==> flow/design.v <==
module alu (
    input  [18:0] a,
    input  [18:0] b,
    input  [4:0]  opcode,
    output reg [37:0] outau
);
always @(*) begin
    case (opcode)
        5'b00000: outau = {19'b0, a + b};         
        5'b00001: outau = {19'b0, a - b};         
        5'b00010: outau = a * b;                  
        5'b00011: outau = (b != 0) ? {19'b0, a / b} : 38'b0;  
        5'b00100: outau = {19'b0, a + 19'd1};     
        5'b00101: outau = {19'b0, a - 19'd1};     
        5'b00110: outau = {19'b0, a & b};         
        5'b00111: outau = {19'b0, a | b};         
        5'b01000: outau = {19'b0, a ^ b};         
        5'b01001: outau = {19'b0, ~a};            
        default : outau = 38'b0;                  
    endcase
end
endmodule
module program_counter (
    input clk,
    input rst,
    input pc_enable,
    input [1:0] pc_sel,            
    input [18:0] target_addr,      
    output reg [18:0] pc
);
always @(posedge clk or posedge rst) begin
    if (rst) begin
        pc <= 19'd0;
    end 
    else if (pc_enable) begin
        case (pc_sel)
            2'b00: pc <= pc + 1;         
            2'b01: pc <= target_addr;        
            2'b10: pc <= target_addr;        
            2'b11: pc <= target_addr;        
        endcase
    end
end
endmodule
module inst_reg (
    input clk,
    input load_IR,
    input [18:0] ins,               
    output reg [4:0] opcode,        
    output reg [3:0] rs1, rs2, rd,  
    output reg [13:0] addr_imm,     
    output reg [5:0] branch_offset  
);
    localparam OPC_ADD   = 5'd0,
               OPC_SUB   = 5'd1,
               OPC_MUL   = 5'd2,
               OPC_DIV   = 5'd3,
               OPC_INC   = 5'd4,
               OPC_DEC   = 5'd5,
               OPC_AND   = 5'd6,
               OPC_OR    = 5'd7,
               OPC_XOR   = 5'd8,
               OPC_NOT   = 5'd9,
               OPC_LD    = 5'd10,
               OPC_ST    = 5'd11,
               OPC_BEQ   = 5'd12,
               OPC_BNE   = 5'd13,
               OPC_JMP   = 5'd14,
               OPC_CALL  = 5'd15;
    always @(posedge clk) begin
        if (load_IR) begin
            opcode <= ins[18:14];
            rs1 <= 4'd0;
            rs2 <= 4'd0;
            rd <= 4'd0;
            addr_imm <= 14'd0;
            branch_offset <= 6'd0;
            case (ins[18:14])
                OPC_ADD, OPC_SUB, OPC_MUL, OPC_DIV,
                OPC_INC, OPC_DEC, OPC_AND, OPC_OR,
                OPC_XOR, OPC_NOT: begin
                    rs1 <= ins[13:10];
                    rs2 <= ins[9:6];
                    rd  <= ins[5:2];
                end
                OPC_LD, OPC_ST: begin
                    rs1 <= ins[13:10];             
                    rs2 <= ins[9:6];               
                    addr_imm <= {8'd0, ins[5:0]};  
                end
                OPC_BEQ, OPC_BNE: begin
                    rs1 <= ins[13:10];            
                    rs2 <= ins[9:6];              
                    branch_offset <= ins[5:0];    
                end
                OPC_JMP, OPC_CALL: begin
                    addr_imm <= ins[13:0];        
                end
                default: begin
                end
            endcase
        end
    end
endmodule
module reg_file (
    input clk,
    input rst,
    input reg_write,                  
    input [4:0] read_reg1,            
    input [4:0] read_reg2,            
    input [4:0] write_reg,            
    input [18:0] write_data,          
    output [18:0] read_data1,         
    output [18:0] read_data2          
);
    reg [18:0] registers [0:31];
    assign read_data1 = registers[read_reg1];
    assign read_data2 = registers[read_reg2];
    integer i;
    always @(posedge clk or posedge rst) begin
        if (rst) begin
            for (i = 0; i < 32; i = i + 1)
                registers[i] <= 19'd0;
        end else if (reg_write) begin
                        registers[write_reg] <= write_data;
        end
    end
endmodule
module control_unit (
    input clk, rst,
    input [4:0] opcode,                     	 
    input regs_equal,				 
    output reg mem_read,			 
    output reg mem_write,			 
    output reg reg_write,			 
    output reg load_IR,				 
    output reg pc_enable,			 
    output reg [4:0] ALU_op,			 
    output reg [1:0] pc_sel,			 
    output halted				 
);
    parameter FETCH = 3'b000, EXECUTE = 3'b001, MEMORY = 3'b010,
              WRITBK = 3'b011, CONTROL = 3'b100, HALT = 3'b101;
    reg [2:0] state, next_state;
    assign halted = (state == HALT);
    always @(posedge clk or posedge rst) begin
        if (rst)
            state <= FETCH;
        else
            state <= next_state;
    end
    always @(*) begin
        case (state)
            FETCH: next_state = EXECUTE;
            EXECUTE: begin
                case (opcode)
                    5'b01010, 5'b01011: next_state = MEMORY;   				 
                    5'b01100, 5'b01101, 5'b01110, 5'b01111: next_state = CONTROL;	 
                    5'b00000, 5'b00001, 5'b00010, 5'b00011, 5'b00100,
                    5'b00101, 5'b00110, 5'b00111, 5'b01000, 5'b01001: next_state = WRITBK;  
                    5'b11111: next_state = HALT;					 
                    default: next_state = FETCH;					 
                endcase
            end
            MEMORY: begin
                if (opcode == 5'b01010)
                    next_state = WRITBK;	  
                else
                    next_state = FETCH;  	 
            end
            WRITBK: next_state = FETCH;
            CONTROL: next_state = FETCH;
            HALT: next_state = HALT;
            default: next_state = FETCH;
        endcase
    end
    always @(*) begin
        mem_read = 0;
        mem_write = 0;
        reg_write = 0;
        load_IR = 0;
        pc_enable = 0;
        ALU_op = 5'b00000;
        pc_sel = 2'b00;
        case (state)
            FETCH: begin
                mem_read = 1;
                load_IR = 1;
                pc_enable = 1;
                pc_sel = 2'b00;
            end
            EXECUTE: begin
                ALU_op = opcode;
            end
            MEMORY: begin
                if (opcode == 5'b01010)
                    mem_read = 1;        
                else
                    mem_write = 1;       
            end
            WRITBK: begin
                ALU_op = opcode;
                if (opcode != 5'b01011)  
                    reg_write = 1;
            end
            CONTROL: begin
                case (opcode)
                    5'b01100: begin pc_enable = regs_equal;  pc_sel = 2'b01; end  
                    5'b01101: begin pc_enable = !regs_equal; pc_sel = 2'b01; end  
                    5'b01110, 5'b01111: begin pc_enable = 1; pc_sel = 2'b10; end  
                    default: ;
                endcase
            end
            default: ;
        endcase
    end
endmodule
module top_module (
    input clk,
    input rst,
    output [18:0] imem_addr,               
    input  [18:0] imem_rdata,              
    output [8:0]  dmem_addr,               
    input  [18:0] dmem_rdata,              
    output [18:0] dmem_wdata,              
    output        dmem_we,                 
    output        halt                     
);
    wire [4:0] opcode;
    wire [3:0] rs1, rs2, rd;
    wire [13:0] addr_imm;
    wire [5:0] branch_offset;
    wire [4:0] alu_opcode;
    wire [1:0] pc_sel;
    wire [18:0] reg_data1, reg_data2;
    wire [37:0] alu_result;
    wire mem_read, mem_write, reg_write, load_IR, pc_enable;
    wire [18:0] pc_value;
    wire [18:0] target_addr;
    reg [18:0] mem_read_data;
    always @(posedge clk) begin
        if (mem_read)
            mem_read_data <= dmem_rdata;
    end
    wire is_load = (opcode == 5'b01010);
    wire [3:0]  wb_reg  = is_load ? rs2 : rd;
    wire [18:0] wb_data = is_load ? mem_read_data : alu_result[18:0];
    wire [18:0] ea      = reg_data1 + {5'd0, addr_imm};
    assign imem_addr  = pc_value;
    assign dmem_addr  = ea[8:0];
    assign dmem_wdata = reg_data2;
    assign dmem_we    = mem_write;
    assign target_addr = (pc_sel == 2'b01) ? (pc_value + {{13{branch_offset[5]}}, branch_offset}) : {5'd0, addr_imm};
    program_counter PC (
        .clk(clk),
        .rst(rst),
        .pc_enable(pc_enable),
        .pc_sel(pc_sel),
        .target_addr(target_addr),
        .pc(pc_value)
    );
    inst_reg IR (
        .clk(clk),
        .load_IR(load_IR),
        .ins(imem_rdata),
        .opcode(opcode),
        .rs1(rs1),
        .rs2(rs2),
        .rd(rd),
        .addr_imm(addr_imm),
        .branch_offset(branch_offset)
    );
    control_unit CU (
        .clk(clk),
        .rst(rst),
        .opcode(opcode),
        .regs_equal(reg_data1 == reg_data2),
        .mem_read(mem_read),
        .mem_write(mem_write),
        .reg_write(reg_write),
        .load_IR(load_IR),
        .pc_enable(pc_enable),
        .ALU_op(alu_opcode),
        .pc_sel(pc_sel),
        .halted(halt)
    );
    reg_file RF (
        .clk(clk),
        .rst(rst),
        .reg_write(reg_write),
        .read_reg1({1'b0, rs1}),
        .read_reg2({1'b0, rs2}),
        .write_reg({1'b0, wb_reg}),
        .write_data(wb_data),
        .read_data1(reg_data1),
        .read_data2(reg_data2)
    );
    alu ALU (
        .a(reg_data1),
        .b(reg_data2),
        .opcode(alu_opcode),
        .outau(alu_result)
    );
endmodule
* Step by step through the tools: top_module
The steps from the RTL of top_module to its reports follow in flow order.
Lines are those of the file above, counted from 1.
Operators: Yosys type, input widths -> output width; for muxes data width and select width s.
Cell names lack the library's common part.
A cell with -- has no value.
- Design top :: top_module
- Clock input :: clk
- Library :: sky130hd
- Library corner :: tt_025C_1v80

* Elaborated design
Yosys after proc, flatten, opt, wreduce and memory -nomap, before mapping. Print and check cells are not counted. Equal cells are merged and count once.
Yosys's memory passes give these memory sizes; they may raise the number of words (mostly to a power of two), join words into wider ones and drop unused or constant bits.
- Add/subtract/negate cells :: 7
- $mul :: 1
- Div/mod/pow operators :: 1
- Magnitude comparators :: 0
- Equal/unequal tests :: 84
- Shifts and indexed selects :: 0
- Mux-type cells :: 24
- Bitwise logic cells :: 4
- Reduce/logical cells :: 34
** Operators by type and width (count)
- $pmux 19 s16 :: 2
- $div 19x19->19 :: 1
- $mul 19x19->19 :: 1
- $pmux 19 s10 :: 1
- $eq 4x4->1 const B :: 24
- $eq 5x4->1 const B :: 15
- $mux 19 :: 3
- $eq 4x3->1 const B :: 12
- $eq 5x3->1 const B :: 8
- $add 19x1->19 const B :: 2
- $add 19x19->19 :: 2
- $pmux 19 s2 :: 1
- $reduce_and 2->1 :: 16
- $pmux 14 s2 :: 1
- $logic_not 5->1 :: 5
- $eq 4x2->1 const B :: 6
- $eq 5x2->1 const B :: 4
- $sub 19x1->19 const B :: 1
- $sub 19x19->19 :: 1
- $eq 19x19->1 :: 1
- $and 19x19->19 :: 1
- $or 19x19->19 :: 1
- $xor 19x19->19 :: 1
- $not 19->19 :: 1
- $reduce_bool 19->1 :: 1
- $reduce_or 14->1 :: 1
- $reduce_or 2->1 :: 6
- $eq 4x1->1 const B :: 3
Other operator kinds: 21; their cells: 33.
- Register bits after elaboration :: 382
- Bits in latches :: 0
- Memory bits (writable) :: 0
- ROM bits :: 96
- Word width x clocked read ports :: 3
- Memories kept :: 1
- Bits of input ports :: 40
- Output and inout port bits :: 49
- Word-level cells :: 181
** Memories
- (no name shown) :: depth 32, bits a word 3, rd ports 1, wr ports 0, line 156 : case (opcode)

* Longest topological paths
Longest topological path by Yosys (ltp), each cell counted once; first at word level (registers and memories cut), then after technology mapping (sequential cells cut; the memories' decode and read muxes count).
- Depth after elaboration :: 7
- ABC_AREA :: 0
- Mapped depth :: 216
- Gate-level depth less buffers :: 198

* Netlist
Source: synth_stat.txt of the flow (Yosys; design flattened, memories mapped). It holds for the ABC_AREA given above (unset counts as 0); a run with the other value may have another netlist.
- Cell count :: 4796
- Mapped area :: 39684.3 um^2
- Sequential area :: 9899.5 um^2
- Flip-flop cells :: 385
- Buffer cells :: 273
** Cell types
- dfrtp_1 :: count 326, area in all 8.16E+03 um^2
- ha_1 :: count 358, area in all 4.48E+03 um^2
- fa_1 :: count 127, area in all 2.54E+03 um^2
- a21oi_1 :: count 383, area in all 1.92E+03 um^2
- nand2_1 :: count 462, area in all 1.73E+03 um^2
- o21ai_0 :: count 344, area in all 1.72E+03 um^2
- edfxtp_1 :: count 56, area in all 1.68E+03 um^2
- nor2_1 :: count 445, area in all 1.67E+03 um^2
- inv_1 :: count 297, area in all 1.11E+03 um^2
- mux2_2 :: count 96, area in all 1.08E+03 um^2
- xnor2_1 :: count 111, area in all 972.182 um^2
- mux2i_1 :: count 73, area in all 730.701 um^2
- o21a_1 :: count 88, area in all 660.634 um^2
- nor3_1 :: count 125, area in all 625.6 um^2
- clkbuf_1 :: count 163, area in all 611.837 um^2
- xor2_1 :: count 65, area in all 569.296 um^2
- a22oi_1 :: count 70, area in all 525.504 um^2
- a21o_1 :: count 65, area in all 487.968 um^2
Not listed: further types 93, cells in them 1142.
By module: a second synthesis without flattening, with its own total; a netlist apart from the flattened one above.
- Cell total of the unflattened synthesis :: 6372
- Area (unflattened synthesis) :: 60255.3 um^2
Rows give one instance, submodules left out.
** By module
- reg_file :: instances 1, cells 2680, area 31043.5 um^2, sequential area 15214.6 um^2
- alu :: instances 1, cells 3141, area 23680.2 um^2, sequential area 0.0 um^2
- top_module :: instances 1, cells 279, area 2539.9 um^2, sequential area 570.5 um^2
- inst_reg :: instances 1, cells 74, area 1380.1 um^2, sequential area 1111.1 um^2
- program_counter :: instances 1, cells 154, area 1267.5 um^2, sequential area 475.5 um^2
- control_unit :: instances 1, cells 44, area 344.1 um^2, sequential area 75.1 um^2

* Worst setup path after synthesis
Source: OpenSTA report_checks on the synthesized netlist (no wires, ideal clock, input and output delay 20% of the period each), path of least setup slack; recovery checks are left aside. Register names are those of the netlist, which keeps one name where synthesis merged equal registers.
- Path kind :: reg2reg
- From :: register IR.rs2[0]
- To :: register RF.registers[9][0]
- Clock period :: 38.5 ns
- Setup time :: 0.136 ns
- Launch time at the first pin :: 0.000 ns
- Arrival time :: 41.695 ns
- Required time :: 38.364 ns
- Path slack :: -3.331 ns
- Delay of the path :: 41.831 ns
- Stages on the path :: 198
- Buffers on the path :: 20
- Synthesis period reached :: 41.831 ns
"delay of the path" is the arrival time less input delay plus setup time.
"stages on the path": output pins that drive a net of the path, with the launching flip-flop's if there is one; two outputs of one cell count as two.
"synthesis period reached" = period - worst setup slack (recovery checks aside). The figure is calculated, with input and output delays left at 20% of the set period.
The rows between start and end are the longest chain of elaborated cells between them; the timing report does not say that the signal goes this way. Where chains are equally long, one stands for them.
A line is the first line of the expression or statement that the cell stems from. Yosys adds cells for indexed reads and writes and turns some case tables into memories.
A register here has more assigning lines than the two given.
- Path through :: edfxtp_1 > buf_4 > buf_6 > buf_4 > buf_4 > buf_2 > buf_2 > mux2_2 > nand2_1 > o21ai_0 > o32ai_1 > clkbuf_1 > ha_1 > nor2_1 > nor3_1 > nand3_1 > nor3_1 > or2_2 > (+162 left out) > o21ai_1 > clkbuf_1 > mux2_2 > ha_1 > o21a_1 > o21a_1 > o21a_1 > o21ai_0 > nand2b_1 > a21oi_1 > o21a_1 > o21ai_0 > a2111oi_0 > o21a_1 > o221ai_1 > a22oi_1 > buf_2 > o21ai_0
- Length of the longest elaborated chain :: 6
- Elaborated cells between the ends (all ways) :: 31
- Source lines of those cells :: 12
- Those cells by class :: add/sub (2); mul (1); div (1); eq/ne (16); mux (5); logic (3); reduce/logical (3)
** RTL lines, path after synthesis
- start: declaration :: line 50 : output reg [3:0] rs1, rs2, rd,
- start: assignment :: line 83 : rs2 <= ins[9:6];
- start: assignment :: line 88 : rs2 <= ins[9:6];
- $eq 4x4->1 :: line 118 : assign read_data2 = registers[read_reg2];
- $pmux 19 s16 :: line 118
- $div 19x19->19 :: line 12 : 5'b00011: outau = (b != 0) ? {19'b0, a / b} : 38'b0;
- $mux 19 :: line 12
- $pmux 19 s10 :: line 8 : case (opcode)
- $mux 19 :: line 247 : wire [18:0] wb_data = is_load ? mem_read_data : alu_result[18:0];
- end: assignment :: line 123 : registers[i] <= 19'd0;
- end: assignment :: line 125 : registers[write_reg] <= write_data;
- end: declaration :: line 116 : reg [18:0] registers [0:31];

* Path in the finished layout
From the final timing report of stored run 2: the path of least setup slack in the routed layout; clock arrival at registers is part of the times.
- Path kind :: reg2reg
- From :: register IR.rs2[3]
- To :: register RF.registers[4][0]
- Clock period :: 42.2 ns
- Setup time :: 0.15 ns
- Launch time at the first pin :: 0.57 ns
- Arrival time :: 41.94 ns
- Required time :: 42.64 ns
- Path slack :: 0.70 ns
- Stages on the path :: 204
- Buffers on the path :: 17
The rows between start and end are the longest chain of elaborated cells between them; the timing report does not say that the signal goes this way. Where chains are equally long, one stands for them.
A register here has more assigning lines than the two given.
- Path through :: edfxtp_1 > buf_4 > buf_8 > nor2b_4 > buf_2 > a32oi_1 > o21ai_0 > o32a_1 > clkbuf_4 > nor4_4 > nand3_1 > nor3_2 > or2_2 > ha_1 > o21a_1 > nor2_2 > nor2_2 > nand3_2 > (+168 left out) > buf_8 > mux2_2 > ha_1 > o21a_1 > o21a_1 > o21a_1 > o21ai_0 > nand2b_1 > a21oi_1 > o21a_1 > o21ai_0 > a2111oi_2 > o21a_1 > o221ai_2 > a22oi_2 > buf_4 > buf_4 > a21oi_1
- Length of the longest elaborated chain :: 6
- Elaborated cells between the ends (all ways) :: 31
- Source lines of those cells :: 12
- Those cells by class :: add/sub (2); mul (1); div (1); eq/ne (16); mux (5); logic (3); reduce/logical (3)
** RTL lines, path after layout
- start: declaration :: line 50 : output reg [3:0] rs1, rs2, rd,
- start: assignment :: line 83 : rs2 <= ins[9:6];
- start: assignment :: line 88 : rs2 <= ins[9:6];
- $eq 4x4->1 :: line 118 : assign read_data2 = registers[read_reg2];
- $pmux 19 s16 :: line 118
- $div 19x19->19 :: line 12 : 5'b00011: outau = (b != 0) ? {19'b0, a / b} : 38'b0;
- $mux 19 :: line 12
- $pmux 19 s10 :: line 8 : case (opcode)
- $mux 19 :: line 247 : wire [18:0] wb_data = is_load ? mem_read_data : alu_result[18:0];
- end: assignment :: line 123 : registers[i] <= 19'd0;
- end: assignment :: line 125 : registers[write_reg] <= write_data;
- end: declaration :: line 116 : reg [18:0] registers [0:31];

FLOW RESULTS
============

Top module top_module; platform sky130hd; tools Yosys and OpenROAD; 2 stored runs in no particular order. Input and output delays are each 20% of the period that was set; the output load is 0.01 pF.
"achieved clock period" means the clock period less the worst setup slack. The figure is calculated, with input and output delays left at 20% of the set period.

* Stored run 1
** Files
==> flow/run.sh <==
#!/bin/bash
# the make line also repeats the synthesis and layout settings of config.mk as NAME=value (left out here)
make -C /OpenROAD-flow-scripts/flow DESIGN_CONFIG=/design/flow/config.mk WORK_HOME=/design/flow/orfs CLKGATE_MAP_FILE= finish
==> flow/config.mk <==
export PLATFORM = sky130hd
export DESIGN_NAME = top_module
export DESIGN_NICKNAME = top_module
export VERILOG_FILES = /design/flow/design.v
export SDC_FILE = /design/flow/constraint.sdc
export NUM_CORES = 4
export LEC_CHECK = 0
export ABC_AREA = 1
export CAP_MARGIN = 20
export CELL_PAD_IN_SITES_GLOBAL_PLACEMENT = 2
export CORE_ASPECT_RATIO = 1.93
export CORE_MARGIN = 7
export CORE_UTILIZATION = 72
export CTS_CLUSTER_SIZE = 96
export GPL_ROUTABILITY_DRIVEN = 0
export GPL_TIMING_DRIVEN = 1
export MAX_ROUTING_LAYER = met4
export MIN_ROUTING_LAYER = met2
export SETUP_SLACK_MARGIN = 1.32
export SLEW_MARGIN = 35
==> flow/constraint.sdc <==
create_clock -name core_clock -period 39.2 [get_ports {clk}]
set_input_delay 7.8400 -clock core_clock [delete_from_list [all_inputs] [get_ports {clk}]]
set_output_delay 7.8400 -clock core_clock [all_outputs]
set_load 0.01 [all_outputs]
** Results
Not finished: placement ended with error GPL-0301.

* Stored run 2
** Files
==> flow/run.sh <==
#!/bin/bash
# the make line also repeats the synthesis and layout settings of config.mk as NAME=value (left out here)
make -C /OpenROAD-flow-scripts/flow DESIGN_CONFIG=/design/flow/config.mk WORK_HOME=/design/flow/orfs CLKGATE_MAP_FILE= finish
==> flow/config.mk <==
export PLATFORM = sky130hd
export DESIGN_NAME = top_module
export DESIGN_NICKNAME = top_module
export VERILOG_FILES = /design/flow/design.v
export SDC_FILE = /design/flow/constraint.sdc
export NUM_CORES = 4
export LEC_CHECK = 0
export ABC_AREA = 0
export CAP_MARGIN = 20
export CELL_PAD_IN_SITES_GLOBAL_PLACEMENT = 0
export CORE_ASPECT_RATIO = 0.98
export CORE_MARGIN = 2
export CORE_UTILIZATION = 52
export CTS_CLUSTER_SIZE = 20
export GPL_ROUTABILITY_DRIVEN = 1
export GPL_TIMING_DRIVEN = 0
export MAX_ROUTING_LAYER = met4
export SLEW_MARGIN = 20
==> flow/constraint.sdc <==
create_clock -name core_clock -period 42.2 [get_ports {clk}]
set_input_delay 8.4400 -clock core_clock [delete_from_list [all_inputs] [get_ports {clk}]]
set_output_delay 8.4400 -clock core_clock [all_outputs]
set_load 0.01 [all_outputs]
** Results
- Area of the die :: 78542.1 um^2
- Achieved clock period :: 41.501 ns
- Final setup TNS :: 0.000 ns
- Worst hold slack :: 0.446 ns
- Post-layout utilization :: 61.5 %
- Post-synthesis cell area :: 39684.3 um^2
- Setup slack of the worst path :: 0.699 ns
